==> flow/design.v <==
`timescale 1ns / 1ps
module CordicMachine(
	input clk,
	input [12:0] x_0,
	input [12:0] y_0,
	input [12:0] z_0,
	input [31:0] stage,
	output reg [12:0] x_N,
	output reg [12:0] y_N,
	output reg [12:0] z_N
);
	reg [12:0] arctan [12:0];
	initial begin
	arctan[0] = 13'b0101101000000;
	arctan[1] = 13'b0011010100100;
	arctan[2] = 13'b0001110000010;
	arctan[3] = 13'b0000111001000;
	arctan[4] = 13'b0000011100100;
	arctan[5] = 13'b0000001110010;
	arctan[6] = 13'b0000000111001;
	arctan[7] = 13'b0000000011100;
	arctan[8] = 13'b0000000001110;
	arctan[9] = 13'b0000000000111;
	arctan[10] = 13'b0000000000011;
	arctan[11] = 13'b0000000000001;
	arctan[12] = 13'b0000000000000;
	end
	wire signed [12:0] x_s = x_0;
	wire signed [12:0] y_s = y_0;
	wire [12:0] x_sh = x_s >>> stage;
	wire [12:0] y_sh = y_s >>> stage;
	always @(posedge clk) begin
		if (stage != 10) begin
			x_N <= z_0[12] ? x_0 + y_sh : x_0 - y_sh;
			y_N <= z_0[12] ? y_0 - x_sh : y_0 + x_sh;
			z_N <= z_0[12] ? z_0 + arctan[stage] : z_0 - arctan[stage];
		end
	end
endmodule
`timescale 1ns / 1ps
module Cordic(
	input clk, 
	input [12:0] x_0,
	input [12:0] y_0,
	input [12:0] z_0,
	output [12:0] x_N,
	output [12:0] y_N,
	output [12:0] z_N
);
	wire [12:0] x0, y0, z0;
	wire [12:0] x1, y1, z1;
	wire [12:0] x2, y2, z2;
	wire [12:0] x3, y3, z3;
	wire [12:0] x4, y4, z4;
	wire [12:0] x5, y5, z5;
	wire [12:0] x6, y6, z6;
	wire [12:0] x7, y7, z7;
	wire [12:0] x8, y8, z8;
	wire [12:0] x9, y9, z9;
	CordicMachine C1 (.clk(clk), .x_0(x_0), .y_0(y_0), .z_0(z_0), .stage(0), .x_N(x0), .y_N(y0), .z_N(z0));
	CordicMachine C2 (.clk(clk), .x_0(x0), .y_0(y0), .z_0(z0), .stage(1), .x_N(x1), .y_N(y1), .z_N(z1));
	CordicMachine C3 (.clk(clk), .x_0(x1), .y_0(y1), .z_0(z1), .stage(2), .x_N(x2), .y_N(y2), .z_N(z2));
	CordicMachine C4 (.clk(clk), .x_0(x2), .y_0(y2), .z_0(z2), .stage(3), .x_N(x3), .y_N(y3), .z_N(z3));
	CordicMachine C5 (.clk(clk), .x_0(x3), .y_0(y3), .z_0(z3), .stage(4), .x_N(x4), .y_N(y4), .z_N(z4));
	CordicMachine C6 (.clk(clk), .x_0(x4), .y_0(y4), .z_0(z4), .stage(5), .x_N(x5), .y_N(y5), .z_N(z5));
	CordicMachine C7 (.clk(clk), .x_0(x5), .y_0(y5), .z_0(z5), .stage(6), .x_N(x6), .y_N(y6), .z_N(z6));
	CordicMachine C8 (.clk(clk), .x_0(x6), .y_0(y6), .z_0(z6), .stage(7), .x_N(x7), .y_N(y7), .z_N(z7));
	CordicMachine C9 (.clk(clk), .x_0(x7), .y_0(y7), .z_0(z7), .stage(8), .x_N(x8), .y_N(y8), .z_N(z8));
	CordicMachine C10 (.clk(clk), .x_0(x8), .y_0(y8), .z_0(z8), .stage(9), .x_N(x9), .y_N(y9), .z_N(z9));
	assign x_N = x9;
	assign y_N = y9;
	assign z_N = z9;
endmodule
# Step by step through the tools: Cordic
# Module Cordic before and after one edit of its RTL, step after step.
# "orig" refers to lines of the RTL above, "edited" to lines of the edited file.
# "diff": "edited" minus "orig" as printed here. "change_rel_pct": 100 x difference / "orig".
# Cell names lack the library's common part.
# Not given: --
# inputs
design	Cordic
clock	clk
library	sky130hd
pvt_corner	tt_025C_1v80

# The edit
# Unified diff, file above to edited file.
# This change comes from a script, not from a designer. The edited design behaves differently; no optimisation was intended.
# begin of diff
@@ -46,6 +46,10 @@
 	output [12:0] x_N,
 	output [12:0] y_N,
-	output [12:0] z_N
+	output [12:0] z_N_pad
 );
+	wire [12:0] z_N;
+	reg [12:0] z_N_reg;
+	always @(posedge clk) z_N_reg <= z_N;
+	assign z_N_pad = z_N_reg;
 	wire [12:0] x0, y0, z0;
 	wire [12:0] x1, y1, z1;
# end of diff

# Word level
# Counts by Yosys on the flattened word-level netlist (proc, flatten, opt, wreduce; memories kept). Register bits leave out memories and registers merged into their read ports (data or address); mux counts leave out enables and synchronous resets folded into registers. Print and check cells are left out. Cells with the same type and inputs are merged into one.
# Memory sizes are those after Yosys's memory passes, which may raise the word count (mostly to a power of two), join words into wider ones and drop unused or constant bits.
# word_totals
element	orig	edited	diff	change_rel_pct
ff_bits	390	403	13	3.33
romBits	1560	1560	0	0.00
n_memories	10	10	0	0.00
inputBits	40	40	0	0.00
output_inout_bits	39	39	0	0.00
word_cells	129	130	1	0.78
# mem_list
element	orig	edited
memory_list	C1.arctan 13x12 r1 w0; C10.arctan 13x12 r1 w0; C2.arctan 13x12 r1 w0; C3.arctan 13x12 r1 w0; C4.arctan 13x12 r1 w0; C5.arctan 13x12 r1 w0; [+4]	C1.arctan 13x12 r1 w0; C10.arctan 13x12 r1 w0; C2.arctan 13x12 r1 w0; C3.arctan 13x12 r1 w0; C4.arctan 13x12 r1 w0; C5.arctan 13x12 r1 w0; [+4]
# A list marked [+n] leaves out that many cells.
# classes
element	orig	edited	diff	change_rel_pct
n_addsub	59	59	0	0.00
mux	30	30	0	0.00
# Unchanged operator kinds not shown: 3.

# Depth
# Longest topological path by Yosys (ltp), each cell counted once; first at word level (registers and memories cut), then after technology mapping (sequential cells cut; the memories' decode and read muxes count).
# depth
element	orig	edited	diff	change_rel_pct
ltp_word	2	2	0	0.00
ABC_AREA	0	0	--	--
mapped_depth	14	14	0	0.00

# Synthesis result
# The flow's flattened synthesis, as Yosys stat reports it; memories are mapped. The netlist is that of the ABC_AREA named above (0 if unset); the other value can give another one.
# types
type	orig	edited	diff	change_rel_pct
dfxtp_1	389	402	13	3.34
# Unchanged cell types not shown: 78.
# mapped
element	orig	edited	diff	change_rel_pct
cells	2875	2888	13	0.45
area_um2	25876.1	26136.3	260.2	1.01
sequential_area_um2	7787.5	8047.7	260.2	3.34
flip_flops	389	402	13	3.34
n_buf	41	41	0	0.00
# By module: a second synthesis without flattening, with its own total; a netlist apart from the flattened one above.
# unflattened
element	orig	edited	diff	change_rel_pct
hier_cells	5992	6005	13	0.22
hier_area_um2	52620.5	52880.7	260.2	0.49
# Each row is one instance without its submodules.
# by_module_orig
mod	instances	n_cells	mod_area_um2	seq_area_um2
CordicMachine	10	599	5261.3	1171.1
Cordic	1	2	7.5	0.0
# by_module_edited
mod	instances	n_cells	mod_area_um2	seq_area_um2
CordicMachine	10	599	5261.3	1171.1
Cordic	1	15	267.8	260.2

# Worst setup path after synthesis
# Source: OpenSTA report_checks on the synthesized netlist (no wires, ideal clock, input and output delay 20% of the period each), path of least setup slack; recovery checks are left aside. Register names are those of the netlist, which keeps one name where synthesis merged equal registers.
# synth_path
element	orig	edited	diff	change_rel_pct
path_type	reg2reg	reg2reg	--	--
start	register C2.z_N[12]	register C2.z_N[12]	--	--
end	register C3.x_N[11]	register C3.x_N[11]	--	--
period_ns	3.2	3.2	0.0	0.00
setup_time_ns	0.118	0.118	0.000	--
launch_ns	0.000	0.000	0.000	--
t_arrival_ns	2.782	2.782	0.000	0.00
t_required_ns	3.082	3.082	0.000	0.00
path_slack_ns	0.300	0.300	0.000	--
delay_ns	2.900	2.900	0.000	0.00
path_stages	12	12	0	0.00
path_buffers	2	2	0	0.00
period_less_setup_slack_ns	2.9	2.9	0.0	0.00
# "delay_ns" = arrival - input delay + setup time.
# "path_stages": output pins that drive a net of the path, with the launching flip-flop's if there is one; two outputs of one cell count as two.
# "period_less_setup_slack_ns" = period - worst setup slack (recovery checks aside). The figure is calculated, with input and output delays left at 20% of the set period.
# Between the ends stands the longest chain of elaborated cells between them, by number of cells; it is not shown to be the way that was timed. Of several equally long chains one is given.
# Each line given opens the expression or statement behind the cell; cells for indexed reads and writes are added by Yosys, which also makes memories of some case tables.
# synth_between_orig
path_cell_list	dfxtp_1 > clkbuf_1 > clkbuf_1 > mux2_2 > ha_1 > a21oi_1 > o211ai_1 > a31oi_1 > nor2b_1 > o21a_1 > o41a_1 > xor2_1
elab_chain_len	1
cone_cells	1
# synth_rtl_orig
element	line_no	rtl
start: declaration	10	output reg [12:0] z_N
start: assignment	36	z_N <= z_0[12] ? z_0 + arctan[stage] : z_0 - arctan[stage];
13-bit two-way mux	34	x_N <= z_0[12] ? x_0 + y_sh : x_0 - y_sh;
end: assignment	34
end: declaration	8	output reg [12:0] x_N,
# synth_between_edited
path_cell_list	dfxtp_1 > clkbuf_1 > clkbuf_1 > mux2_2 > ha_1 > a21oi_1 > o211ai_1 > a31oi_1 > nor2b_1 > o21a_1 > o41a_1 > xor2_1
elab_chain_len	1
cone_cells	1
# synth_rtl_edited
element	line_no	rtl
start: declaration	10	output reg [12:0] z_N
start: assignment	36	z_N <= z_0[12] ? z_0 + arctan[stage] : z_0 - arctan[stage];
13-bit two-way mux	34	x_N <= z_0[12] ? x_0 + y_sh : x_0 - y_sh;
end: assignment	34
end: declaration	8	output reg [12:0] x_N,

# Worst path after layout
# From the final timing report of the runs of pair A: the path of least setup slack in the routed layout; clock arrival at registers is part of the times.
# layout_path
element	orig	edited	diff	change_rel_pct
path_type	reg2reg	reg2reg	--	--
start	register C5.z_N[12]	register C8.y_N[9]	--	--
end	register C6.x_N[11]	register C9.x_N[11]	--	--
period_ns	3.2	3.2	0.0	0.00
setup_time_ns	0.11	0.11	0.00	--
launch_ns	0.60	0.60	0.00	0.00
t_arrival_ns	3.58	3.54	-0.04	-1.12
t_required_ns	3.68	3.69	0.01	0.27
path_slack_ns	0.10	0.16	0.06	--
path_stages	10	14	4	40.00
path_buffers	0	0	0	--
# Between the ends stands the longest chain of elaborated cells between them, by number of cells; it is not shown to be the way that was timed. Of several equally long chains one is given.
# layout_between_orig
path_cell_list	dfxtp_1 > mux2_2 > ha_1 > a21oi_1 > o211ai_1 > a41oi_2 > nor2b_1 > o21a_1 > o41a_1 > xor2_1
elab_chain_len	1
cone_cells	1
# layout_rtl_orig
element	line_no	rtl
start: declaration	10	output reg [12:0] z_N
start: assignment	36	z_N <= z_0[12] ? z_0 + arctan[stage] : z_0 - arctan[stage];
13-bit two-way mux	34	x_N <= z_0[12] ? x_0 + y_sh : x_0 - y_sh;
end: assignment	34
end: declaration	8	output reg [12:0] x_N,
# layout_between_edited
path_cell_list	dfxtp_1 > inv_1 > ha_1 > and2_1 > inv_1 > ha_1 > mux2i_1 > ha_1 > or3_1 > a41oi_2 > nor2b_1 > o21a_1 > o41a_1 > xor2_1
elab_chain_len	2
cone_cells	3
# layout_rtl_edited
element	line_no	rtl
start: declaration	9	output reg [12:0] y_N,
start: assignment	35	y_N <= z_0[12] ? y_0 - x_sh : y_0 + x_sh;
13-bit subtractor	34	x_N <= z_0[12] ? x_0 + y_sh : x_0 - y_sh;
13-bit two-way mux	34
end: assignment	34
end: declaration	8	output reg [12:0] x_N,

# Measured runs
# Runs of the flow (Yosys, OpenROAD) on both versions; the two runs of a pair have the same settings. The constraints put input and output delay at 20% of the set period each and load the outputs with 0.01 pF.
# flow_settings_pair_A
CORE_UTILIZATION	40
period_ns	3.2
CAP_MARGIN	20
CORE_MARGIN	2
SLEW_MARGIN	20
# measured_pair_A
element	orig	edited	diff	change_rel_pct
post_synth_area_um2	25876.1	26136.3	260.2	1.01
die_area_um2	66739.6	67402.5	662.9	0.99
post_route_stdcell_area_um2	29589.6	29957.5	367.9	1.24
finalUtil_pct	46.1	46.4	0.3	--
worst_setup_slack_ns	0.100	0.157	0.057	--
tns_ns	0.000	0.000	0.000	--
# flow_settings_pair_B
ABC_AREA	1
CAP_MARGIN	20
CORE_MARGIN	7
CORE_UTILIZATION	36
CTS_CLUSTER_SIZE	40
GPL_ROUTABILITY_DRIVEN	0
GPL_TIMING_DRIVEN	0
HOLD_SLACK_MARGIN	0.3
MAX_ROUTING_LAYER	met5
PLACE_DENSITY	0.36
SETUP_SLACK_MARGIN	0.16
SLEW_MARGIN	20
period_ns	2.43
# measured_pair_B
element	orig	edited	diff	change_rel_pct
post_synth_area_um2	28796.4	29056.6	260.2	0.90
die_area_um2	88105.1	88863.6	758.5	0.86
post_route_stdcell_area_um2	37234.5	37359.6	125.1	0.34
finalUtil_pct	47.1	46.6	-0.5	--
worst_setup_slack_ns	0.161	0.136	-0.025	--
tns_ns	0.000	0.000	0.000	--
